==> flow/design.v <==
`default_nettype none
module MagComp
  #(parameter WIDTH = 30)
  (output logic AltB, AeqB, AgtB,
   input logic [WIDTH-1:0] A,
   input logic [WIDTH-1:0] B);
  assign AltB= (A<B);
  assign AgtB= (A>B);
  assign AeqB= (A==B);
endmodule : MagComp
module Adder
  #(parameter WIDTH = 30)
  (output logic [WIDTH:0] S,
   input logic add,
   input logic [WIDTH-1:0] A,
   input logic [WIDTH-1:0] B);
  assign S = add ? A+B : A-B;
endmodule : Adder
module Multiplier
  #(parameter WIDTH = 30)
  (output logic [(WIDTH*2)-1:0] S,
   input logic [WIDTH-1:0] A,
   input logic [WIDTH-1:0] B);
  assign S = A*B;
endmodule : Multiplier
module Mux2to1
  #(parameter WIDTH = 30)
  (output logic [WIDTH-1:0]Y,
   input logic S,
   input logic [WIDTH-1:0]I0,
   input logic [WIDTH-1:0]I1);
  assign Y=S?I1:I0;
endmodule : Mux2to1
module Register
  #(parameter WIDTH = 3)
  (input logic [WIDTH-1:0] D,
   input logic en, clear,
   input logic clock,
   output logic [WIDTH-1:0] Q);
  always_ff @(posedge clock)
    if (clear)
      Q <= 0;
    else if (en)
      Q <= D;
    else
      Q <= Q;
endmodule: Register
module Counter
  #(parameter WIDTH = 4)
  (input logic clock,
   input logic clear,
   input logic en,
   output logic [WIDTH-1:0] Q);
  always_ff @(posedge clock) begin
    if (clear) begin
      Q <= 0;
    end
    else if (en) begin
      Q <= Q + 1'b1;
    end
    else begin
      Q <= Q;
    end
  end
endmodule: Counter
module Synchronizer
  (input logic async,
   input logic clock,
   output logic sync);
  logic tmp1, tmp2;
  assign tmp2 = tmp1;
  always_ff @(posedge clock)
    tmp1 <= async;
  always_ff @(posedge clock)
    sync <= tmp2;
endmodule : Synchronizer
module ShiftRegister_8_128 
  (input logic [7:0] data_in,
   input logic en,
   input logic clock, rst,
   output logic [127:0] Q);
  always_ff @(posedge clock) begin
    if (rst) begin
      Q <= 128'b0;
    end
    else if (en) begin
      Q <= {Q[119:0],data_in};
    end
    else begin
      Q <= Q;
    end
  end
endmodule : ShiftRegister_8_128
module ShiftRegister_6_96
  (input logic [5:0] data_in,
   input logic en,
   input logic clock, rst,
   output logic [95:0] Q);
  always_ff @(posedge clock) begin
    if (rst) begin
      Q <= 96'b0;
    end
    else if (en) begin
      Q <= {Q[89:0],data_in};
    end
    else begin
      Q <= Q;
    end
  end
endmodule : ShiftRegister_6_96
module ShiftRegister_48_96
  (input logic [47:0] data_in,
   input logic en,
   input logic clock, rst,
   output logic [95:0] Q);
  always_ff @(posedge clock) begin
    if (rst) begin
      Q <= 96'b0;
    end
    else if (en) begin
      Q <= {Q[47:0],data_in};
    end
    else begin
      Q <= Q;
    end
  end
endmodule : ShiftRegister_48_96
module edge_detector (
    input logic signal,
    input logic clk,
    output logic pulse
);
    logic tmp1;
    always_ff @(posedge clk) begin
        tmp1<=signal;
    end
    assign pulse = (~tmp1)& signal;
endmodule: edge_detector
module ShiftRegister_12_96
  (input logic [11:0] data_in,
   input logic en,
   input logic clock, rst,
   output logic [95:0] Q);
  always_ff @(posedge clock) begin
    if (rst) begin
      Q <= 96'b0;
    end
    else if (en) begin
      Q <= {Q[83:0],data_in};
    end
    else begin
      Q <= Q;
    end
  end
endmodule : ShiftRegister_12_96
module ShiftRegister_20_160
  (input logic [19:0] data_in,
   input logic en,
   input logic clock, rst,
   output logic [159:0] Q);
  always_ff @(posedge clock) begin
    if (rst) begin
      Q <= 160'b0;
    end
    else if (en) begin
      Q <= {Q[149:0],data_in};
    end
    else begin
      Q <= Q;
    end
  end
endmodule : ShiftRegister_20_160
module ShiftRegister_96_96
  (input logic [95:0] data_in,
   input logic en,
   input logic clock, rst,
   output logic [95:0] Q);
  always_ff @(posedge clock) begin
    if (rst) begin
      Q <= 96'b0;
    end
    else if (en) begin
      Q <= data_in;
    end
    else begin
      Q <= Q;
    end
  end
endmodule : ShiftRegister_96_96
module ShiftRegister_160_160
  (input logic [159:0] data_in,
   input logic en,
   input logic clock, rst,
   output logic [159:0] Q);
  always_ff @(posedge clock) begin
    if (rst) begin
      Q <= 160'b0;
    end
    else if (en) begin
      Q <= data_in;
    end
    else begin
      Q <= Q;
    end
  end
endmodule : ShiftRegister_160_160
module ShiftRegister_80_160
  (input logic [79:0] data_in,
   input logic en,
   input logic clock, rst,
   output logic [159:0] Q);
  always_ff @(posedge clock) begin
    if (rst) begin
      Q <= 160'b0;
    end
    else if (en) begin
      Q <= {Q[79:0],data_in};
    end
    else begin
      Q <= Q;
    end
  end
endmodule : ShiftRegister_80_160
module ShiftRegister_40_160
  (input logic [39:0] data_in,
   input logic en,
   input logic clock, rst,
   output logic [159:0] Q);
  always_ff @(posedge clock) begin
    if (rst) begin
      Q <= 160'b0;
    end
    else if (en) begin
      Q <= {Q[119:0],data_in};
    end
    else begin
      Q <= Q;
    end
  end
endmodule : ShiftRegister_40_160
`default_nettype none
module Add_Path(input logic [63:0] mat_A, mat_B,
                input logic clk, rst, add_en,
                input logic sign,
                output logic [159:0] mat_out,
                output logic finish);
    logic shift_en;
    logic [19:0] shift_in;
    logic [4:0] add1_out, add2_out;
    logic [3:0] add1_in1, add1_in2, add2_in1, add2_in2;
    Adder #(4) add1 (.S(add1_out), .add(~sign), .A(add1_in1), .B(add1_in2));
    Adder #(4) add2 (.S(add2_out), .add(~sign), .A(add2_in1), .B(add2_in2));
    assign shift_in[19:10] = {5'b0, add1_out};
    assign shift_in[9:0] = {5'b0, add2_out};
    ShiftRegister_20_160 shift1 (.data_in(shift_in), .en(shift_en), .clock(clk), .rst(rst), .Q(mat_out));
    add_fsm fsm (.mat_A(mat_A), .mat_B(mat_B), .clk(clk), .rst(rst), .add_en(add_en),
                 .add1_in1(add1_in1), .add1_in2(add1_in2), .add2_in1(add2_in1), .add2_in2(add2_in2),
                 .shift_en(shift_en), .finish(finish));
endmodule : Add_Path
module add_fsm (input logic [63:0] mat_A, mat_B,
                input logic clk, rst, add_en,
                output logic [3:0] add1_in1, add1_in2, add2_in1, add2_in2,
                output logic shift_en, finish);
    logic [3:0] mat_A_1, mat_A_2, mat_A_3, mat_A_4;
    logic [3:0] mat_A_5, mat_A_6, mat_A_7, mat_A_8;
    logic [3:0] mat_A_9, mat_A_10, mat_A_11, mat_A_12;
    logic [3:0] mat_A_13, mat_A_14, mat_A_15, mat_A_16;
    logic [3:0] mat_B_1, mat_B_2, mat_B_3, mat_B_4;
    logic [3:0] mat_B_5, mat_B_6, mat_B_7, mat_B_8;
    logic [3:0] mat_B_9, mat_B_10, mat_B_11, mat_B_12;
    logic [3:0] mat_B_13, mat_B_14, mat_B_15, mat_B_16;
    assign mat_A_1 = mat_A[63:60];
    assign mat_A_2 = mat_A[59:56];
    assign mat_A_3 = mat_A[55:52];
    assign mat_A_4 = mat_A[51:48];
    assign mat_A_5 = mat_A[47:44];
    assign mat_A_6 = mat_A[43:40];
    assign mat_A_7 = mat_A[39:36];
    assign mat_A_8 = mat_A[35:32];
    assign mat_A_9 = mat_A[31:28];
    assign mat_A_10 = mat_A[27:24];
    assign mat_A_11 = mat_A[23:20];
    assign mat_A_12 = mat_A[19:16];
    assign mat_A_13 = mat_A[15:12];
    assign mat_A_14 = mat_A[11:8];
    assign mat_A_15 = mat_A[7:4];
    assign mat_A_16 = mat_A[3:0];
    assign mat_B_1 = mat_B[63:60];
    assign mat_B_2 = mat_B[59:56];
    assign mat_B_3 = mat_B[55:52];
    assign mat_B_4 = mat_B[51:48];
    assign mat_B_5 = mat_B[47:44];
    assign mat_B_6 = mat_B[43:40];
    assign mat_B_7 = mat_B[39:36];
    assign mat_B_8 = mat_B[35:32];
    assign mat_B_9 = mat_B[31:28];
    assign mat_B_10 = mat_B[27:24];
    assign mat_B_11 = mat_B[23:20];
    assign mat_B_12 = mat_B[19:16];
    assign mat_B_13 = mat_B[15:12];
    assign mat_B_14 = mat_B[11:8];
    assign mat_B_15 = mat_B[7:4];
    assign mat_B_16 = mat_B[3:0];
    enum logic [3:0] {S,A1,A2,A3,A4,A5,A6,A7,A8,E} cur_state, n_state;
    always_comb begin
        case(cur_state)
            S: begin
                add1_in1 = 4'b0;
                add1_in2 = 4'b0;
                add2_in1 = 4'b0;
                add2_in2 = 4'b0;
                shift_en = 1'b0;
                finish = 1'b0;
                if(add_en) begin
                    n_state = A1;
                end
                else begin
                    n_state = S;
                end
            end
            A1: begin
                add1_in1 = mat_A_1;
                add1_in2 = mat_B_1;
                add2_in1 = mat_A_2;
                add2_in2 = mat_B_2;
                shift_en = 1'b1;
                finish = 1'b0;
                n_state = A2;
            end
            A2: begin
                add1_in1 = mat_A_3;
                add1_in2 = mat_B_3;
                add2_in1 = mat_A_4;
                add2_in2 = mat_B_4;
                shift_en = 1'b1;
                finish = 1'b0;
                n_state = A3;
            end
            A3: begin
                add1_in1 = mat_A_5;
                add1_in2 = mat_B_5;
                add2_in1 = mat_A_6;
                add2_in2 = mat_B_6;
                shift_en = 1'b1;
                finish = 1'b0;
                n_state = A4;
            end
            A4: begin
                add1_in1 = mat_A_7;
                add1_in2 = mat_B_7;
                add2_in1 = mat_A_8;
                add2_in2 = mat_B_8;
                shift_en = 1'b1;
                finish = 1'b0;
                n_state = A5;
            end
            A5: begin
                add1_in1 = mat_A_9;
                add1_in2 = mat_B_9;
                add2_in1 = mat_A_10;
                add2_in2 = mat_B_10;
                shift_en = 1'b1;
                finish = 1'b0;
                n_state = A6;
            end
            A6: begin
                add1_in1 = mat_A_11;
                add1_in2 = mat_B_11;
                add2_in1 = mat_A_12;
                add2_in2 = mat_B_12;
                shift_en = 1'b1;
                finish = 1'b0;
                n_state = A7;
            end
            A7: begin
                add1_in1 = mat_A_13;
                add1_in2 = mat_B_13;
                add2_in1 = mat_A_14;
                add2_in2 = mat_B_14;
                shift_en = 1'b1;
                finish = 1'b0;
                n_state = A8;
            end
            A8: begin
                add1_in1 = mat_A_15;
                add1_in2 = mat_B_15;
                add2_in1 = mat_A_16;
                add2_in2 = mat_B_16;
                shift_en = 1'b1;
                finish = 1'b0;
                n_state = E;
            end
            E: begin
                add1_in1 = 4'b0;
                add1_in2 = 4'b0;
                add2_in1 = 4'b0;
                add2_in2 = 4'b0;
                shift_en = 1'b0;
                finish = 1'b1;
                n_state = E;
            end
            default: begin
                add1_in1 = 4'b0;
                add1_in2 = 4'b0;
                add2_in1 = 4'b0;
                add2_in2 = 4'b0;
                shift_en = 1'b0;
                finish = 1'b0;
                n_state = S;
            end
        endcase
    end
    always_ff @(posedge clk) begin
        if(rst)
            cur_state <= S;
        else
            cur_state <= n_state;
    end
endmodule : add_fsm
`default_nettype none
module Multiply_Path(input logic [63:0] mat_A, mat_B,
                     input logic clk, rst, mult_en,
                     output logic [159:0] mat_out,
                     output logic finish);
    logic [3:0] mult1_in1, mult1_in2;
    logic [7:0] mult1_out;
    logic [3:0] mult2_in1, mult2_in2;
    logic [7:0] mult2_out;
    logic [3:0] mult3_in1, mult3_in2;
    logic [7:0] mult3_out;
    logic [3:0] mult4_in1, mult4_in2;
    logic [7:0] mult4_out;
    logic [3:0] mult5_in1, mult5_in2;
    logic [7:0] mult5_out;
    logic [3:0] mult6_in1, mult6_in2;
    logic [7:0] mult6_out;
    logic [3:0] mult7_in1, mult7_in2;
    logic [7:0] mult7_out;
    logic [3:0] mult8_in1, mult8_in2;
    logic [7:0] mult8_out;
    logic [7:0] add_in1, add_in2, add_in3, add_in4;
    logic [9:0] add_out;
    logic [7:0] add_in5, add_in6, add_in7, add_in8;
    logic [9:0] add_out2;
    logic layer_1_en, layer_2_en;
    Multiplier #(4) mult1(.S(mult1_out),
                          .A(mult1_in1),
                          .B(mult1_in2));
    Multiplier #(4) mult2(.S(mult2_out),
                          .A(mult2_in1),
                          .B(mult2_in2));
    Multiplier #(4) mult3(.S(mult3_out),
                          .A(mult3_in1),
                          .B(mult3_in2));
    Multiplier #(4) mult4(.S(mult4_out),
                          .A(mult4_in1),
                          .B(mult4_in2));
    Multiplier #(4) mult5(.S(mult5_out),
                          .A(mult5_in1),
                          .B(mult5_in2));
    Multiplier #(4) mult6(.S(mult6_out),
                          .A(mult6_in1),
                          .B(mult6_in2));
    Multiplier #(4) mult7(.S(mult7_out),
                          .A(mult7_in1),
                          .B(mult7_in2));
    Multiplier #(4) mult8(.S(mult8_out),
                          .A(mult8_in1),
                          .B(mult8_in2));
    Register #(32) layer_1_reg(.D({mult1_out, mult2_out, mult3_out, mult4_out}),
                               .en(layer_1_en),
                               .clock(clk),
                               .clear(rst),
                               .Q({add_in1, add_in2, add_in3, add_in4}));
    Register #(32) layer_1_2_reg(.D({mult5_out, mult6_out, mult7_out, mult8_out}),
                                 .en(layer_1_en),
                                 .clock(clk),
                                 .clear(rst),
                                 .Q({add_in5, add_in6, add_in7, add_in8}));
    assign add_out = add_in1 + add_in2 + add_in3 + add_in4;
    assign add_out2 = add_in5 + add_in6 + add_in7 + add_in8;
    ShiftRegister_20_160 shift_register(.data_in({add_out, add_out2}),
                                      .en(layer_2_en),
                                      .clock(clk),
                                      .rst(rst),
                                      .Q(mat_out));
    mult_fsm fsm(.mat_A(mat_A),
                 .mat_B(mat_B),
                 .clk(clk),
                 .rst(rst),
                 .mult_en(mult_en),
                 .mult1_in1(mult1_in1),
                 .mult1_in2(mult1_in2),
                 .mult2_in1(mult2_in1),
                 .mult2_in2(mult2_in2),
                 .mult3_in1(mult3_in1),
                 .mult3_in2(mult3_in2),
                 .mult4_in1(mult4_in1),
                 .mult4_in2(mult4_in2),
                 .mult5_in1(mult5_in1),
                 .mult5_in2(mult5_in2),
                 .mult6_in1(mult6_in1),
                 .mult6_in2(mult6_in2),
                 .mult7_in1(mult7_in1),
                 .mult7_in2(mult7_in2),
                 .mult8_in1(mult8_in1),
                 .mult8_in2(mult8_in2),
                 .layer_1_en(layer_1_en),
                 .layer_2_en(layer_2_en),
                 .finish(finish));
endmodule : Multiply_Path
module mult_fsm(input logic [63:0] mat_A, mat_B,
                input logic clk, rst, mult_en,
                output logic [3:0] mult1_in1, mult1_in2,
                output logic [3:0] mult2_in1, mult2_in2,
                output logic [3:0] mult3_in1, mult3_in2,
                output logic [3:0] mult4_in1, mult4_in2,
                output logic [3:0] mult5_in1, mult5_in2,
                output logic [3:0] mult6_in1, mult6_in2,
                output logic [3:0] mult7_in1, mult7_in2,
                output logic [3:0] mult8_in1, mult8_in2,
                output logic layer_1_en, layer_2_en, finish);
    logic [3:0] mat_A_1, mat_A_2, mat_A_3, mat_A_4;
    logic [3:0] mat_A_5, mat_A_6, mat_A_7, mat_A_8;
    logic [3:0] mat_A_9, mat_A_10, mat_A_11, mat_A_12;
    logic [3:0] mat_A_13, mat_A_14, mat_A_15, mat_A_16;
    logic [3:0] mat_B_1, mat_B_2, mat_B_3, mat_B_4;
    logic [3:0] mat_B_5, mat_B_6, mat_B_7, mat_B_8;
    logic [3:0] mat_B_9, mat_B_10, mat_B_11, mat_B_12;
    logic [3:0] mat_B_13, mat_B_14, mat_B_15, mat_B_16;
    assign mat_A_1 = mat_A[63:60];
    assign mat_A_2 = mat_A[59:56];
    assign mat_A_3 = mat_A[55:52];
    assign mat_A_4 = mat_A[51:48];
    assign mat_A_5 = mat_A[47:44];
    assign mat_A_6 = mat_A[43:40];
    assign mat_A_7 = mat_A[39:36];
    assign mat_A_8 = mat_A[35:32];
    assign mat_A_9 = mat_A[31:28];
    assign mat_A_10 = mat_A[27:24];
    assign mat_A_11 = mat_A[23:20];
    assign mat_A_12 = mat_A[19:16];
    assign mat_A_13 = mat_A[15:12];
    assign mat_A_14 = mat_A[11:8];
    assign mat_A_15 = mat_A[7:4];
    assign mat_A_16 = mat_A[3:0];
    assign mat_B_1 = mat_B[63:60];
    assign mat_B_2 = mat_B[59:56];
    assign mat_B_3 = mat_B[55:52];
    assign mat_B_4 = mat_B[51:48];
    assign mat_B_5 = mat_B[47:44];
    assign mat_B_6 = mat_B[43:40];
    assign mat_B_7 = mat_B[39:36];
    assign mat_B_8 = mat_B[35:32];
    assign mat_B_9 = mat_B[31:28];
    assign mat_B_10 = mat_B[27:24];
    assign mat_B_11 = mat_B[23:20];
    assign mat_B_12 = mat_B[19:16];
    assign mat_B_13 = mat_B[15:12];
    assign mat_B_14 = mat_B[11:8];
    assign mat_B_15 = mat_B[7:4];
    assign mat_B_16 = mat_B[3:0];
    enum logic [4:0] {S,M1,M2A1,M3A2,M4A3,M5A4,M6A5,M7A6,M8A7,A8,E} cur_state, n_state;
    always_comb begin
        case(cur_state)
            S: begin
                mult1_in1 = 4'b0;
                mult1_in2 = 4'b0;
                mult2_in1 = 4'b0;
                mult2_in2 = 4'b0;
                mult3_in1 = 4'b0;
                mult3_in2 = 4'b0;
                mult4_in1 = 4'b0;
                mult4_in2 = 4'b0;
                mult5_in1 = 4'b0;
                mult5_in2 = 4'b0;
                mult6_in1 = 4'b0;
                mult6_in2 = 4'b0;
                mult7_in1 = 4'b0;
                mult7_in2 = 4'b0;
                mult8_in1 = 4'b0;
                mult8_in2 = 4'b0;
                layer_1_en = 1'b0;
                layer_2_en = 1'b0;
                finish = 1'b0;
                if(mult_en)
                    n_state = M1;
                else
                    n_state = S;
            end
            M1: begin
                mult1_in1 = mat_A_1;
                mult1_in2 = mat_B_1;
                mult2_in1 = mat_A_2;
                mult2_in2 = mat_B_5;
                mult3_in1 = mat_A_3;
                mult3_in2 = mat_B_9;
                mult4_in1 = mat_A_4;
                mult4_in2 = mat_B_13;
                mult5_in1 = mat_A_1;
                mult5_in2 = mat_B_2;
                mult6_in1 = mat_A_2;
                mult6_in2 = mat_B_6;
                mult7_in1 = mat_A_3;
                mult7_in2 = mat_B_10;
                mult8_in1 = mat_A_4;
                mult8_in2 = mat_B_14;
                layer_1_en = 1'b1;
                layer_2_en = 1'b0;
                finish = 1'b0;
                n_state = M2A1;
            end
            M2A1: begin
                mult1_in1 = mat_A_1;
                mult1_in2 = mat_B_3;
                mult2_in1 = mat_A_2;
                mult2_in2 = mat_B_7;
                mult3_in1 = mat_A_3;
                mult3_in2 = mat_B_11;
                mult4_in1 = mat_A_4;
                mult4_in2 = mat_B_15;
                mult5_in1 = mat_A_1;
                mult5_in2 = mat_B_4;
                mult6_in1 = mat_A_2;
                mult6_in2 = mat_B_8;
                mult7_in1 = mat_A_3;
                mult7_in2 = mat_B_12;
                mult8_in1 = mat_A_4;
                mult8_in2 = mat_B_16;
                layer_1_en = 1'b1;
                layer_2_en = 1'b1;
                finish = 1'b0;
                n_state = M3A2;
            end
            M3A2: begin
                mult1_in1 = mat_A_5;
                mult1_in2 = mat_B_1;
                mult2_in1 = mat_A_6;
                mult2_in2 = mat_B_5;
                mult3_in1 = mat_A_7;
                mult3_in2 = mat_B_9;
                mult4_in1 = mat_A_8;
                mult4_in2 = mat_B_13;
                mult5_in1 = mat_A_5;
                mult5_in2 = mat_B_2;
                mult6_in1 = mat_A_6;
                mult6_in2 = mat_B_6;
                mult7_in1 = mat_A_7;
                mult7_in2 = mat_B_10;
                mult8_in1 = mat_A_8;
                mult8_in2 = mat_B_14;
                layer_1_en = 1'b1;
                layer_2_en = 1'b1;
                finish = 1'b0;
                n_state = M4A3;
            end
            M4A3: begin
                mult1_in1 = mat_A_5;
                mult1_in2 = mat_B_3;
                mult2_in1 = mat_A_6;
                mult2_in2 = mat_B_7;
                mult3_in1 = mat_A_7;
                mult3_in2 = mat_B_11;
                mult4_in1 = mat_A_8;
                mult4_in2 = mat_B_15;
                mult5_in1 = mat_A_5;
                mult5_in2 = mat_B_4;
                mult6_in1 = mat_A_6;
                mult6_in2 = mat_B_8;
                mult7_in1 = mat_A_7;
                mult7_in2 = mat_B_12;
                mult8_in1 = mat_A_8;
                mult8_in2 = mat_B_16;
                layer_1_en = 1'b1;
                layer_2_en = 1'b1;
                finish = 1'b0;
                n_state = M5A4;
            end
            M5A4: begin
                mult1_in1 = mat_A_9;
                mult1_in2 = mat_B_1;
                mult2_in1 = mat_A_10;
                mult2_in2 = mat_B_5;
                mult3_in1 = mat_A_11;
                mult3_in2 = mat_B_9;
                mult4_in1 = mat_A_12;
                mult4_in2 = mat_B_13;
                mult5_in1 = mat_A_9;
                mult5_in2 = mat_B_2;
                mult6_in1 = mat_A_10;
                mult6_in2 = mat_B_6;
                mult7_in1 = mat_A_11;
                mult7_in2 = mat_B_10;
                mult8_in1 = mat_A_12;
                mult8_in2 = mat_B_14;
                layer_1_en = 1'b1;
                layer_2_en = 1'b1;
                finish = 1'b0;
                n_state = M6A5;
            end
            M6A5: begin
                mult1_in1 = mat_A_9;
                mult1_in2 = mat_B_3;
                mult2_in1 = mat_A_10;
                mult2_in2 = mat_B_7;
                mult3_in1 = mat_A_11;
                mult3_in2 = mat_B_11;
                mult4_in1 = mat_A_12;
                mult4_in2 = mat_B_15;
                mult5_in1 = mat_A_9;
                mult5_in2 = mat_B_4;
                mult6_in1 = mat_A_10;
                mult6_in2 = mat_B_8;
                mult7_in1 = mat_A_11;
                mult7_in2 = mat_B_12;
                mult8_in1 = mat_A_12;
                mult8_in2 = mat_B_16;
                layer_1_en = 1'b1;
                layer_2_en = 1'b1;
                finish = 1'b0;
                n_state = M7A6;
            end
            M7A6: begin
                mult1_in1 = mat_A_13;
                mult1_in2 = mat_B_1;
                mult2_in1 = mat_A_14;
                mult2_in2 = mat_B_5;
                mult3_in1 = mat_A_15;
                mult3_in2 = mat_B_9;
                mult4_in1 = mat_A_16;
                mult4_in2 = mat_B_13;
                mult5_in1 = mat_A_13;
                mult5_in2 = mat_B_2;
                mult6_in1 = mat_A_14;
                mult6_in2 = mat_B_6;
                mult7_in1 = mat_A_15;
                mult7_in2 = mat_B_10;
                mult8_in1 = mat_A_16;
                mult8_in2 = mat_B_14;
                layer_1_en = 1'b1;
                layer_2_en = 1'b1;
                finish = 1'b0;
                n_state = M8A7;
            end
            M8A7: begin
                mult1_in1 = mat_A_13;
                mult1_in2 = mat_B_3;
                mult2_in1 = mat_A_14;
                mult2_in2 = mat_B_7;
                mult3_in1 = mat_A_15;
                mult3_in2 = mat_B_11;
                mult4_in1 = mat_A_16;
                mult4_in2 = mat_B_15;
                mult5_in1 = mat_A_13;
                mult5_in2 = mat_B_4;
                mult6_in1 = mat_A_14;
                mult6_in2 = mat_B_8;
                mult7_in1 = mat_A_15;
                mult7_in2 = mat_B_12;
                mult8_in1 = mat_A_16;
                mult8_in2 = mat_B_16;
                layer_1_en = 1'b1;
                layer_2_en = 1'b1;
                finish = 1'b0;
                n_state = A8;
            end
            A8: begin
                mult1_in1 = 4'b0;
                mult1_in2 = 4'b0;
                mult2_in1 = 4'b0;
                mult2_in2 = 4'b0;
                mult3_in1 = 4'b0;
                mult3_in2 = 4'b0;
                mult4_in1 = 4'b0;
                mult4_in2 = 4'b0;
                mult5_in1 = 4'b0;
                mult5_in2 = 4'b0;
                mult6_in1 = 4'b0;
                mult6_in2 = 4'b0;
                mult7_in1 = 4'b0;
                mult7_in2 = 4'b0;
                mult8_in1 = 4'b0;
                mult8_in2 = 4'b0;
                layer_1_en = 1'b0;
                layer_2_en = 1'b1;
                finish = 1'b0;
                n_state = E;
            end
            E: begin
                mult1_in1 = 4'b0;
                mult1_in2 = 4'b0;
                mult2_in1 = 4'b0;
                mult2_in2 = 4'b0;
                mult3_in1 = 4'b0;
                mult3_in2 = 4'b0;
                mult4_in1 = 4'b0;
                mult4_in2 = 4'b0;
                mult5_in1 = 4'b0;
                mult5_in2 = 4'b0;
                mult6_in1 = 4'b0;
                mult6_in2 = 4'b0;
                mult7_in1 = 4'b0;
                mult7_in2 = 4'b0;
                mult8_in1 = 4'b0;
                mult8_in2 = 4'b0;
                layer_1_en = 1'b0;
                layer_2_en = 1'b0;
                finish = 1'b1;
                n_state = E;
            end
            default: begin
                mult1_in1 = 4'b0;
                mult1_in2 = 4'b0;
                mult2_in1 = 4'b0;
                mult2_in2 = 4'b0;
                mult3_in1 = 4'b0;
                mult3_in2 = 4'b0;
                mult4_in1 = 4'b0;
                mult4_in2 = 4'b0;
                mult5_in1 = 4'b0;
                mult5_in2 = 4'b0;
                mult6_in1 = 4'b0;
                mult6_in2 = 4'b0;
                mult7_in1 = 4'b0;
                mult7_in2 = 4'b0;
                mult8_in1 = 4'b0;
                mult8_in2 = 4'b0;
                layer_1_en = 1'b0;
                layer_2_en = 1'b0;
                finish = 1'b0;
                n_state = S;
            end
        endcase
    end
    always_ff @(posedge clk) begin
        if(rst)
            cur_state <= S;
        else
            cur_state <= n_state;
    end
endmodule : mult_fsm
`default_nettype none
module Matrix_Calculator 
    (input logic [7:0] data_in,
     input logic enter, sw,
     input logic [1:0] operation,
     input logic clk, rst,
     output logic [4:0] data_out,
     output logic finish, error,
     output logic [3:0] index);
    logic input_en;
    logic[127:0] input_matrix;
    logic[1:0] input_op;
    logic[159:0] add_output, mul_output;
    logic[159:0] selected_output;
    logic[63:0] input_matrix_A, input_matrix_B;
    logic add_en, mul_en;
    logic add_finish, mul_finish;
    logic switch_pulse, enter_pulse;
    assign input_matrix_A = input_matrix[127:64];
    assign input_matrix_B = input_matrix[63:0];
    ShiftRegister_8_128 shift_register(.data_in(data_in),
                                      .en(enter_pulse && input_en),
                                      .clock(clk),
                                      .rst(rst),
                                      .Q(input_matrix));
    Register #(2) op_reg(.D(operation),
                         .en(enter_pulse && input_en),
                         .clock(clk),
                         .clear(rst),
                         .Q(input_op));
    Mux2to1 #(160) output_mux(.Y(selected_output),
                             .I1(add_output),
                             .I0(mul_output),
                             .S(input_op[1]));
    matrix_calc_fsm fsm(.clk(clk),
                        .rst(rst),
                        .enter(enter_pulse),
                        .add_finish(add_finish),
                        .mul_finish(mul_finish),
                        .finish(finish),
                        .input_op(input_op),
                        .input_en(input_en),
                        .error(error),
                        .mul_en(mul_en),
                        .add_en(add_en));
    Add_Path add_logic(.mat_A(input_matrix_A),
                       .mat_B(input_matrix_B),
                       .clk(clk),
                       .rst(rst),
                       .add_en(add_en),
                       .sign(input_op[0]),
                       .mat_out(add_output),
                       .finish(add_finish));
    Multiply_Path mul_logic(.mat_A(input_matrix_A),
                            .mat_B(input_matrix_B),
                            .clk(clk),
                            .rst(rst),
                            .mult_en(mul_en),
                            .mat_out(mul_output),
                            .finish(mul_finish));
    edge_detector sw_de(.clk(clk),
                        .signal(sw),
                        .pulse(switch_pulse));
    edge_detector ed_de(.clk(clk),
                        .signal(enter),
                        .pulse(enter_pulse));
    logic [4:0] index_count;
    Counter #(5) index_counter(.clock(clk),
                               .clear(rst),
                               .en(finish && switch_pulse),
                               .Q(index_count));
    assign index = index_count[4:1];
    always_comb begin
        case(index_count)
            5'b0000_0: data_out = selected_output[159:155];
            5'b0000_1: data_out = selected_output[154:150];
            5'b0001_0: data_out = selected_output[149:145];
            5'b0001_1: data_out = selected_output[144:140];
            5'b0010_0: data_out = selected_output[139:135];
            5'b0010_1: data_out = selected_output[134:130];
            5'b0011_0: data_out = selected_output[129:125];
            5'b0011_1: data_out = selected_output[124:120];
            5'b0100_0: data_out = selected_output[119:115];
            5'b0100_1: data_out = selected_output[114:110];
            5'b0101_0: data_out = selected_output[109:105];
            5'b0101_1: data_out = selected_output[104:100];
            5'b0110_0: data_out = selected_output[99:95];
            5'b0110_1: data_out = selected_output[94:90];
            5'b0111_0: data_out = selected_output[89:85];
            5'b0111_1: data_out = selected_output[84:80];
            5'b1000_0: data_out = selected_output[79:75];
            5'b1000_1: data_out = selected_output[74:70];
            5'b1001_0: data_out = selected_output[69:65];
            5'b1001_1: data_out = selected_output[64:60];
            5'b1010_0: data_out = selected_output[59:55];
            5'b1010_1: data_out = selected_output[54:50];
            5'b1011_0: data_out = selected_output[49:45];
            5'b1011_1: data_out = selected_output[44:40];
            5'b1100_0: data_out = selected_output[39:35];
            5'b1100_1: data_out = selected_output[34:30];
            5'b1101_0: data_out = selected_output[29:25];
            5'b1101_1: data_out = selected_output[24:20];
            5'b1110_0: data_out = selected_output[19:15];
            5'b1110_1: data_out = selected_output[14:10];
            5'b1111_0: data_out = selected_output[9:5];
            5'b1111_1: data_out = selected_output[4:0];
            default: data_out = 5'b0;
        endcase
    end
endmodule : Matrix_Calculator
module matrix_calc_fsm (input logic clk, rst,
                        input logic enter,
                        input logic [1:0] input_op,
                        input logic add_finish, mul_finish,
                        output logic finish,
                        output logic input_en, error,
                        output logic mul_en, add_en);
    enum logic [4:0] {S,S1,S2,S3,S4,S5,S6,S7,S8,
                      S9,S10,S11,S12,S13,S14,S15,S16,
                      M,A,E,F} cur_state, n_state;
    always_comb begin
        case(cur_state)
            S: begin
                input_en = 1'b1;
                error = 1'b0;
                mul_en = 1'b0;
                add_en = 1'b0;
                finish = 1'b0;
                if(enter) begin
                    n_state = S1;
                end
                else begin
                    n_state = S;
                end
            end
            S1: begin
                input_en = 1'b1;
                error = 1'b0;
                mul_en = 1'b0;
                add_en = 1'b0;
                finish = 1'b0;
                if(enter) begin
                    n_state = S2;
                end
                else begin
                    n_state = S1;
                end
            end
            S2: begin
                input_en = 1'b1;
                error = 1'b0;
                mul_en = 1'b0;
                add_en = 1'b0;
                finish = 1'b0;
                if(enter) begin
                    n_state = S3;
                end
                else begin
                    n_state = S2;
                end
            end
            S3: begin
                input_en = 1'b1;
                error = 1'b0;
                mul_en = 1'b0;
                add_en = 1'b0;
                finish = 1'b0;
                if(enter) begin
                    n_state = S4;
                end
                else begin
                    n_state = S3;
                end
            end
            S4: begin
                input_en = 1'b1;
                error = 1'b0;
                mul_en = 1'b0;
                add_en = 1'b0;
                finish = 1'b0;
                if(enter) begin
                    n_state = S5;
                end
                else begin
                    n_state = S4;
                end
            end
            S5: begin
                input_en = 1'b1;
                error = 1'b0;
                mul_en = 1'b0;
                add_en = 1'b0;
                finish = 1'b0;
                if(enter) begin
                    n_state = S6;
                end
                else begin
                    n_state = S5;
                end
            end
            S6: begin
                input_en = 1'b1;
                error = 1'b0;
                mul_en = 1'b0;
                add_en = 1'b0;
                finish = 1'b0;
                if(enter) begin
                    n_state = S7;
                end
                else begin
                    n_state = S6;
                end
            end
            S7: begin
                input_en = 1'b1;
                error = 1'b0;
                mul_en = 1'b0;
                add_en = 1'b0;
                finish = 1'b0;
                if(enter) begin
                    n_state = S8;
                end
                else begin
                    n_state = S7;
                end
            end
            S8: begin
                input_en = 1'b1;
                error = 1'b0;
                mul_en = 1'b0;
                add_en = 1'b0;
                finish = 1'b0;
                if(enter) begin
                    n_state = S9;
                end
                else begin
                    n_state = S8;
                end
            end
            S9: begin
                input_en = 1'b1;
                error = 1'b0;
                mul_en = 1'b0;
                add_en = 1'b0;
                finish = 1'b0;
                if(enter) begin
                    n_state = S10;
                end
                else begin
                    n_state = S9;
                end
            end
            S10: begin
                input_en = 1'b1;
                error = 1'b0;
                mul_en = 1'b0;
                add_en = 1'b0;
                finish = 1'b0;
                if(enter) begin
                    n_state = S11;
                end
                else begin
                    n_state = S10;
                end
            end
            S11: begin
                input_en = 1'b1;
                error = 1'b0;
                mul_en = 1'b0;
                add_en = 1'b0;
                finish = 1'b0;
                if(enter) begin
                    n_state = S12;
                end
                else begin
                    n_state = S11;
                end
            end
            S12: begin
                input_en = 1'b1;
                error = 1'b0;
                mul_en = 1'b0;
                add_en = 1'b0;
                finish = 1'b0;
                if(enter) begin
                    n_state = S13;
                end
                else begin
                    n_state = S12;
                end
            end
            S13: begin
                input_en = 1'b1;
                error = 1'b0;
                mul_en = 1'b0;
                add_en = 1'b0;
                finish = 1'b0;
                if(enter) begin
                    n_state = S14;
                end
                else begin
                    n_state = S13;
                end
            end
            S14: begin
                input_en = 1'b1;
                error = 1'b0;
                mul_en = 1'b0;
                add_en = 1'b0;
                finish = 1'b0;
                if(enter) begin
                    n_state = S15;
                end
                else begin
                    n_state = S14;
                end
            end
            S15: begin
                input_en = 1'b1;
                error = 1'b0;
                mul_en = 1'b0;
                add_en = 1'b0;
                finish = 1'b0;
                if(enter) begin
                    n_state = S16;
                end
                else begin
                    n_state = S15;
                end
            end
            S16: begin
                input_en = 1'b0;
                mul_en = 1'b0;
                add_en = 1'b0;
                finish = 1'b0;
                if (input_op == 2'b00) begin
                    n_state = M;
                    error = 1'b0;
                    mul_en = 1'b1;
                end
                else if (input_op[1] == 1'b1) begin
                    n_state = A;
                    error = 1'b0;
                    add_en = 1'b1;
                end
                else begin
                    n_state = F;
                    error = 1'b1;
                end
            end
            F: begin
                input_en = 1'b0;
                error = 1'b1;
                mul_en = 1'b0;
                add_en = 1'b0;
                finish = 1'b0;
                n_state = F;
            end
            M: begin
                input_en = 1'b0;
                mul_en = 1'b0;
                add_en = 1'b0;
                error = 1'b0;
                if (mul_finish) begin
                    n_state = E;
                    finish = 1'b1;
                end
                else begin
                    n_state = M;
                    finish = 1'b0;
                end
            end
            A: begin
                input_en = 1'b0;
                mul_en = 1'b0;
                add_en = 1'b0;
                error = 1'b0;
                if (add_finish) begin
                    n_state = E;
                    finish = 1'b1;
                end
                else begin
                    n_state = A;
                    finish = 1'b0;
                end
            end
            E: begin
                input_en = 1'b0;
                mul_en = 1'b0;
                add_en = 1'b0;
                error = 1'b0;
                finish = 1'b1;
                n_state = E;
            end
            default: begin
                input_en = 1'b0;
                mul_en = 1'b0;
                add_en = 1'b0;
                error = 1'b0;
                finish = 1'b0;
                n_state = S;
            end
        endcase
    end
    always_ff @(posedge clk) begin
        if(rst)
            cur_state <= S;
        else
            cur_state <= n_state;
    end
endmodule : matrix_calc_fsm
`default_nettype none
module my_chip (
    input logic [11:0] io_in,  
    output logic [11:0] io_out,  
    input logic clock,
    input logic reset  
);
    logic [7:0] data_in;
    logic enter, sw;
    logic rst;
    logic [1:0] operation;
    logic [4:0] data_out;
    logic finish, error;
    logic [3:0] index;
    Synchronizer sync1(.async(io_in[0]), .clock(clock), .sync(data_in[0]));
    Synchronizer sync2(.async(io_in[1]), .clock(clock), .sync(data_in[1]));
    Synchronizer sync3(.async(io_in[2]), .clock(clock), .sync(data_in[2]));
    Synchronizer sync4(.async(io_in[3]), .clock(clock), .sync(data_in[3]));
    Synchronizer sync5(.async(io_in[4]), .clock(clock), .sync(data_in[4]));
    Synchronizer sync6(.async(io_in[5]), .clock(clock), .sync(data_in[5]));
    Synchronizer sync7(.async(io_in[6]), .clock(clock), .sync(data_in[6]));
    Synchronizer sync8(.async(io_in[7]), .clock(clock), .sync(data_in[7]));
    Synchronizer sync9(.async(io_in[8]), .clock(clock), .sync(enter));
    Synchronizer sync10(.async(io_in[9]), .clock(clock), .sync(sw));
    Synchronizer sync11(.async(io_in[10]), .clock(clock), .sync(operation[0]));
    Synchronizer sync12(.async(io_in[11]), .clock(clock), .sync(operation[1]));
    Synchronizer sync13(.async(reset), .clock(clock), .sync(rst));
    assign io_out[4:0] = data_out[4:0];
    assign io_out[5] = finish;
    assign io_out[6] = error;
    assign io_out[10:7] = index[3:0];
    assign io_out[11] = 1'b0;
    Matrix_Calculator matrix_calculator(.data_in(data_in),
                                        .enter(enter),
                                        .sw(sw),
                                        .operation(operation), 
                                        .clk(clock), 
                                        .rst(rst), 
                                        .data_out(data_out), 
                                        .finish(finish), 
                                        .error(error), 
                                        .index(index));
endmodule
Hand-over note for my_chip

### Tool chain data of my_chip

Each step is given for the RTL above and for the edited RTL.
"original" refers to lines of the RTL above, "edited" to lines of the edited file.
"difference": "edited" minus "original" as printed here. "relative change": 100 x difference / "original".
Not given: --

* top: my_chip
* clock port: clock
* library: sky130hd
* corner: tt_025C_1v80

### Edit of the RTL

Unified diff, file above to edited file.
This change comes from a script, not from a designer. The edited design behaves differently; no optimisation was intended.

```diff
@@ -434,5 +434,5 @@
     logic [7:0] mult5_out;
     logic [3:0] mult6_in1, mult6_in2;
-    logic [7:0] mult6_out;
+    logic [8:0] mult6_out;
     logic [3:0] mult7_in1, mult7_in2;
     logic [7:0] mult7_out;
```

### After elaboration

Yosys after proc, flatten, opt, wreduce and memory -nomap, before mapping. Enables and synchronous resets that opt folds into registers are not counted as muxes. Memory bits, and registers merged into a memory's read port (data or address), are not among the register bits. Print and check cells are not counted.

Bit counts
* bits in registers: original 481, edited 480, difference -1, relative change -0.21%
* bits of input ports: original 14, edited 14, difference 0, relative change 0.00%
* output and inout port bits: original 12, edited 12, difference 0, relative change 0.00%

Cells by class
* $add $sub $neg: original 11, edited 11, difference 0, relative change 0.00%
* multiply operators: original 8, edited 8, difference 0, relative change 0.00%
* equality and inequality tests: original 70, edited 70, difference 0, relative change 0.00%
* multiplexer cells: original 62, edited 62, difference 0, relative change 0.00%
* bitwise logic cells: original 4, edited 4, difference 0, relative change 0.00%
* reductions and logical operators: original 19, edited 19, difference 0, relative change 0.00%

Operator list
* 4-bit by 4-bit multiplier with 8-bit output: original 8, edited 7, difference -1, relative change -12.50%
* 4-bit by 4-bit multiplier with 7-bit output: original 0, edited 1, difference +1

Operator kinds equal on both sides are left out: 40.

### Logic depth

Longest topological path by Yosys (ltp), each cell counted once; first at word level (registers and memories cut), then after technology mapping (sequential cells cut; the memories' decode and read muxes count).

Depth
* depth after elaboration: original 5, edited 5, difference 0, relative change 0.00%
* ABC_AREA: original 0, edited 0
* mapped depth: original 17, edited 17, difference 0, relative change 0.00%
* gate-level depth less buffers: original 15, edited 15, difference 0, relative change 0.00%

### Synthesis result

Source: synth_stat.txt of the flow (Yosys; design flattened, memories mapped). It holds for the ABC_AREA given above (unset counts as 0); a run with the other value may have another netlist.

Mapped netlist
* cells in the netlist: original 3131, edited 3115, difference -16, relative change -0.51%
* cell area after synthesis (mm^2): original 0.0254306, edited 0.0251529, difference -0.0002777, relative change -1.09%
* sequential part of the area (mm^2): original 0.0101898, edited 0.0101698, difference -0.0000200, relative change -0.20%
* flip-flop cells: original 509, edited 508, difference -1, relative change -0.20%
* buffer cells: original 230, edited 228, difference -2, relative change -0.87%

Cells by type
* sky130_fd_sc_hd__nand2_1: original 888, edited 867, difference -21, relative change -2.36%
* sky130_fd_sc_hd__clkbuf_1: original 153, edited 171, difference +18, relative change +11.76%
* sky130_fd_sc_hd__a211oi_1: original 10, edited 23, difference +13, relative change +130.00%
* sky130_fd_sc_hd__a22oi_1: original 120, edited 108, difference -12, relative change -10.00%
* sky130_fd_sc_hd__a221oi_1: original 17, edited 29, difference +12, relative change +70.59%
* sky130_fd_sc_hd__a211oi_2: original 10, edited 0, difference -10, relative change -100.00%
* sky130_fd_sc_hd__a221oi_2: original 10, edited 0, difference -10, relative change -100.00%
* sky130_fd_sc_hd__mux2i_1: original 40, edited 31, difference -9, relative change -22.50%
* sky130_fd_sc_hd__or2_2: original 37, edited 28, difference -9, relative change -24.32%
* sky130_fd_sc_hd__buf_6: original 10, edited 2, difference -8, relative change -80.00%
* sky130_fd_sc_hd__and3_1: original 3, edited 10, difference +7, relative change +233.33%
* sky130_fd_sc_hd__nor2_1: original 157, edited 163, difference +6, relative change +3.82%
* sky130_fd_sc_hd__inv_1: original 67, edited 73, difference +6, relative change +8.96%
* sky130_fd_sc_hd__nor2b_1: original 33, edited 39, difference +6, relative change +18.18%
* sky130_fd_sc_hd__a221o_1: original 1, edited 7, difference +6, relative change +600.00%
* sky130_fd_sc_hd__o21ai_0: original 36, edited 31, difference -5, relative change -13.89%
* sky130_fd_sc_hd__nand3_1: original 28, edited 23, difference -5, relative change -17.86%
* sky130_fd_sc_hd__buf_4: original 13, edited 8, difference -5, relative change -38.46%

Cell types equal on both sides are left out: 9.
The list need not be complete.
By module: a second synthesis without flattening, with its own total; a netlist apart from the flattened one above.

Unflattened totals
* cell total of the unflattened synthesis: original 3171, edited 3172, difference +1, relative change +0.03%
* area total of the unflattened synthesis (mm^2): original 0.0320232, edited 0.032027, difference +0.0000038, relative change +0.01%

Each row is one instance without its submodules.

Modules, original
* ShiftRegister_20_160: instances 2, cells 516, area 0.005693 mm^2, seq. area 0.0032031 mm^2
* ShiftRegister_8_128: instances 1, cells 412, area 0.004652 mm^2, seq. area 0.0025625 mm^2
* Multiplier #(WIDTH=4): instances 8, cells 51, area 0.0004479 mm^2, seq. area 0 mm^2
* Mux2to1 #(WIDTH=160): instances 1, cells 178, area 0.0023422 mm^2, seq. area 0 mm^2
* Register #(WIDTH=32): instances 2, cells 103, area 0.0011636 mm^2, seq. area 0.0006406 mm^2
* Matrix_Calculator: instances 1, cells 256, area 0.0017454 mm^2, seq. area 0 mm^2
* Multiply_Path: instances 1, cells 185, area 0.0015427 mm^2, seq. area 0 mm^2
* mult_fsm: instances 1, cells 185, area 0.0013 mm^2, seq. area 0.0002202 mm^2
* add_fsm: instances 1, cells 123, area 0.001016 mm^2, seq. area 0.0002002 mm^2
* matrix_calc_fsm: instances 1, cells 76, area 0.0008008 mm^2, seq. area 0.0004204 mm^2
* Synchronizer: instances 13, cells 2, area 0.00004 mm^2, seq. area 0.00004 mm^2
* Adder #(WIDTH=4): instances 2, cells 23, area 0.0001952 mm^2, seq. area 0 mm^2
* Counter #(WIDTH=5): instances 1, cells 22, area 0.0002477 mm^2, seq. area 0.0001001 mm^2
* Register #(WIDTH=2): instances 1, cells 6, area 0.0000676 mm^2, seq. area 0.00004 mm^2

original: Further modules, not shown: 3.

Modules, edited
* ShiftRegister_20_160: instances 2, cells 516, area 0.005693 mm^2, seq. area 0.0032031 mm^2
* ShiftRegister_8_128: instances 1, cells 412, area 0.004652 mm^2, seq. area 0.0025625 mm^2
* Multiplier #(WIDTH=4): instances 8, cells 51, area 0.0004479 mm^2, seq. area 0 mm^2
* Mux2to1 #(WIDTH=160): instances 1, cells 178, area 0.0023422 mm^2, seq. area 0 mm^2
* Register #(WIDTH=32): instances 2, cells 103, area 0.0011636 mm^2, seq. area 0.0006406 mm^2
* Matrix_Calculator: instances 1, cells 256, area 0.0017454 mm^2, seq. area 0 mm^2
* Multiply_Path: instances 1, cells 186, area 0.0015465 mm^2, seq. area 0 mm^2
* mult_fsm: instances 1, cells 185, area 0.0013 mm^2, seq. area 0.0002202 mm^2
* add_fsm: instances 1, cells 123, area 0.001016 mm^2, seq. area 0.0002002 mm^2
* matrix_calc_fsm: instances 1, cells 76, area 0.0008008 mm^2, seq. area 0.0004204 mm^2
* Synchronizer: instances 13, cells 2, area 0.00004 mm^2, seq. area 0.00004 mm^2
* Adder #(WIDTH=4): instances 2, cells 23, area 0.0001952 mm^2, seq. area 0 mm^2
* Counter #(WIDTH=5): instances 1, cells 22, area 0.0002477 mm^2, seq. area 0.0001001 mm^2
* Register #(WIDTH=2): instances 1, cells 6, area 0.0000676 mm^2, seq. area 0.00004 mm^2

edited: Further modules, not shown: 3.

### Path before layout

Path of least setup slack by OpenSTA after synthesis, without wires, with an ideal clock, recovery checks aside; 20% of the period is set as input and as output delay. Where synthesis merged equal registers, the netlist keeps one of their names.

Timing path after synthesis
* path type: original flip-flop to output port, edited flip-flop to output port
* from: original reg matrix_calculator.index_counter.Q[2], edited reg matrix_calculator.index_counter.Q[2]
* to: original out io_out[3], edited out io_out[0]
* clock period (ps): original 10000, edited 10000, difference 0, relative change 0.00%
* launch time at the first pin (ps): original 0, edited 0, difference 0
* arrival time (ps): original 2149, edited 2789, difference +640, relative change +29.78%
* required time (ps): original 8000, edited 8000, difference 0, relative change 0.00%
* slack (ps): original 5851, edited 5211, difference -640
* path delay (ps): original 2149, edited 2789, difference +640, relative change +29.78%
* stages: original 11, edited 11, difference 0, relative change 0.00%
* synthesis period reached (ps): original 4149, edited 4789, difference +640, relative change +15.43%

"path delay" = arrival - input delay + setup time.
A path that ends at an output port has no setup time.
"stages": output pins that drive a net of the path, with the launching flip-flop's if there is one; two outputs of one cell count as two.
"synthesis period reached" = period - worst setup slack (recovery checks aside). The figure is calculated, with input and output delays left at 20% of the set period.
The rows between start and end are the longest chain of elaborated cells between them; the timing report does not say that the signal goes this way. Where chains are equally long, one stands for them.
Each line given opens the expression or statement behind the cell; cells for indexed reads and writes are added by Yosys, which also makes memories of some case tables.
At most two assigning lines are given for a register; there are more.

On the way, after synthesis, original:
* cell sequence: sky130_fd_sc_hd__dfxtp_1 sky130_fd_sc_hd__buf_2 sky130_fd_sc_hd__buf_1 sky130_fd_sc_hd__nand2_1 sky130_fd_sc_hd__nor2_1 sky130_fd_sc_hd__ha_1 sky130_fd_sc_hd__clkbuf_1 sky130_fd_sc_hd__a221oi_1 sky130_fd_sc_hd__o211ai_1 sky130_fd_sc_hd__a222oi_1 sky130_fd_sc_hd__o2111ai_1
* length of the longest elaborated chain: 2
* elaborated cells on any way between the ends: 33

RTL lines, path after synthesis, original
* start, declared: line 53 `output logic [WIDTH-1:0] Q);`
* start, assigned: line 56 `Q <= 0;`
* start, assigned: line 59 `Q <= Q + 1'b1;`
* 5-bit equality test: line 915 `case(index_count)`
* 5-bit case mux with 32-bit select: line 915
* end, declared: line 1256 `output logic [11:0] io_out,`

On the way, after synthesis, edited:
* cell sequence: sky130_fd_sc_hd__dfxtp_1 sky130_fd_sc_hd__buf_4 sky130_fd_sc_hd__buf_2 sky130_fd_sc_hd__buf_2 sky130_fd_sc_hd__buf_2 sky130_fd_sc_hd__and3_1 sky130_fd_sc_hd__ha_1 sky130_fd_sc_hd__clkbuf_1 sky130_fd_sc_hd__a221o_1 sky130_fd_sc_hd__a221o_1 sky130_fd_sc_hd__or4_1
* length of the longest elaborated chain: 2
* elaborated cells on any way between the ends: 33

RTL lines, path after synthesis, edited
* start, declared: line 53 `output logic [WIDTH-1:0] Q);`
* start, assigned: line 56 `Q <= 0;`
* start, assigned: line 59 `Q <= Q + 1'b1;`
* 5-bit equality test: line 915 `case(index_count)`
* 5-bit case mux with 32-bit select: line 915
* end, declared: line 1256 `output logic [11:0] io_out,`

### Path in the finished layout

From the final timing report of each run of pair A: the path of least setup slack in the routed layout; clock arrival at registers is part of the times.
The report prints the path's times to 10 ps; the period is as set.

Timing path post-layout
* path type: original flip-flop to output port, edited flip-flop to output port
* from: original reg matrix_calculator.index_counter.Q[4], edited reg matrix_calculator.index_counter.Q[0]
* to: original out io_out[3], edited out io_out[0]
* clock period (ps): original 10000, edited 10000, difference 0, relative change 0.00%
* launch time at the first pin (ps): original 590, edited 620, difference +30, relative change +5.08%
* arrival time (ps): original 4720, edited 4560, difference -160, relative change -3.39%
* required time (ps): original 8000, edited 8000, difference 0, relative change 0.00%
* slack (ps): original 3280, edited 3440, difference +160
* stages: original 9, edited 10, difference +1, relative change +11.11%

The rows between start and end are the longest chain of elaborated cells between them; the timing report does not say that the signal goes this way. Where chains are equally long, one stands for them.
At most two assigning lines are given for a register; there are more.

On the way, post-layout, original:
* cell sequence: sky130_fd_sc_hd__dfxtp_1 sky130_fd_sc_hd__clkinv_1 sky130_fd_sc_hd__ha_1 sky130_fd_sc_hd__nor4_1 sky130_fd_sc_hd__o311ai_0 sky130_fd_sc_hd__a211oi_1 sky130_fd_sc_hd__a222oi_1 sky130_fd_sc_hd__o2111ai_1 sky130_fd_sc_hd__clkdlybuf4s50_1
* length of the longest elaborated chain: 2
* elaborated cells on any way between the ends: 33

RTL lines, path post-layout, original
* start, declared: line 53 `output logic [WIDTH-1:0] Q);`
* start, assigned: line 56 `Q <= 0;`
* start, assigned: line 59 `Q <= Q + 1'b1;`
* 5-bit equality test: line 915 `case(index_count)`
* 5-bit case mux with 32-bit select: line 915
* end, declared: line 1256 `output logic [11:0] io_out,`

On the way, post-layout, edited:
* cell sequence: sky130_fd_sc_hd__dfxtp_1 sky130_fd_sc_hd__ha_1 sky130_fd_sc_hd__and3_1 sky130_fd_sc_hd__ha_1 sky130_fd_sc_hd__nor4_1 sky130_fd_sc_hd__nand2_1 sky130_fd_sc_hd__nor3_1 sky130_fd_sc_hd__a221o_1 sky130_fd_sc_hd__or4_1 sky130_fd_sc_hd__clkdlybuf4s50_1
* length of the longest elaborated chain: 2
* elaborated cells on any way between the ends: 33

RTL lines, path post-layout, edited
* start, declared: line 53 `output logic [WIDTH-1:0] Q);`
* start, assigned: line 56 `Q <= 0;`
* start, assigned: line 59 `Q <= Q + 1'b1;`
* 5-bit equality test: line 915 `case(index_count)`
* 5-bit case mux with 32-bit select: line 915
* end, declared: line 1256 `output logic [11:0] io_out,`

### Layout results

Runs of the flow (Yosys, OpenROAD) on both versions; the two runs of a pair have the same settings. The constraints put input and output delay at 20% of the set period each and load the outputs with 0.01 pF.

Flow settings, pair A:
* period_ns: 10.0
* CAP_MARGIN: 20
* CORE_MARGIN: 2
* CORE_UTILIZATION: 40
* SLEW_MARGIN: 20

Measured results, pair A
* netlist area reported by Yosys (mm^2): original 0.0254306, edited 0.0251529, difference -0.0002777, relative change -1.09%
* area inside the die boundary (mm^2): original 0.0656103, edited 0.0649052, difference -0.0007051, relative change -1.07%
* utilization of the finished layout (%): original 44.6, edited 44.9, difference +0.3
* lowest setup slack (ps): original 3283, edited 3441, difference +158
* worst-case hold slack (ps): original 327, edited 322, difference -5
* power consumption (µW): original 4321, edited 4253, difference -68, relative change -1.57%
* achieved period (ps): original 6717, edited 6559, difference -158, relative change -2.35%

Flow settings, pair B:
* CORE_UTILIZATION: 23
* CTS_CLUSTER_SIZE: 30
* GPL_ROUTABILITY_DRIVEN: 0
* GPL_TIMING_DRIVEN: 0
* HOLD_SLACK_MARGIN: 0.28
* MAX_ROUTING_LAYER: met5
* PLACE_DENSITY_LB_ADDON: 0.19
* SETUP_SLACK_MARGIN: -1.0
* TNS_END_PERCENT: 35
* period_ns: 10.9
* CAP_MARGIN: 20
* CORE_MARGIN: 2
* SLEW_MARGIN: 20

Measured results, pair B
* netlist area reported by Yosys (mm^2): original 0.0254306, edited 0.0251529, difference -0.0002777, relative change -1.09%
* area inside the die boundary (mm^2): original 0.113242, edited 0.112021, difference -0.001221, relative change -1.08%
* utilization of the finished layout (%): original 27.0, edited 27.0, difference 0.0
* lowest setup slack (ps): original 4179, edited 3556, difference -623
* worst-case hold slack (ps): original 326, edited 325, difference -1
* power consumption (µW): original 3995, edited 4039, difference +44, relative change +1.10%
* achieved period (ps): original 6721, edited 7344, difference +623, relative change +9.27%

"achieved period" is the run's clock period less its worst setup slack. It is reckoned from that one timing run; input and output delays stay at 20% of the period that was set.
"power consumption": no workload was simulated; the value follows from the tool's default switching activity.

End of note.
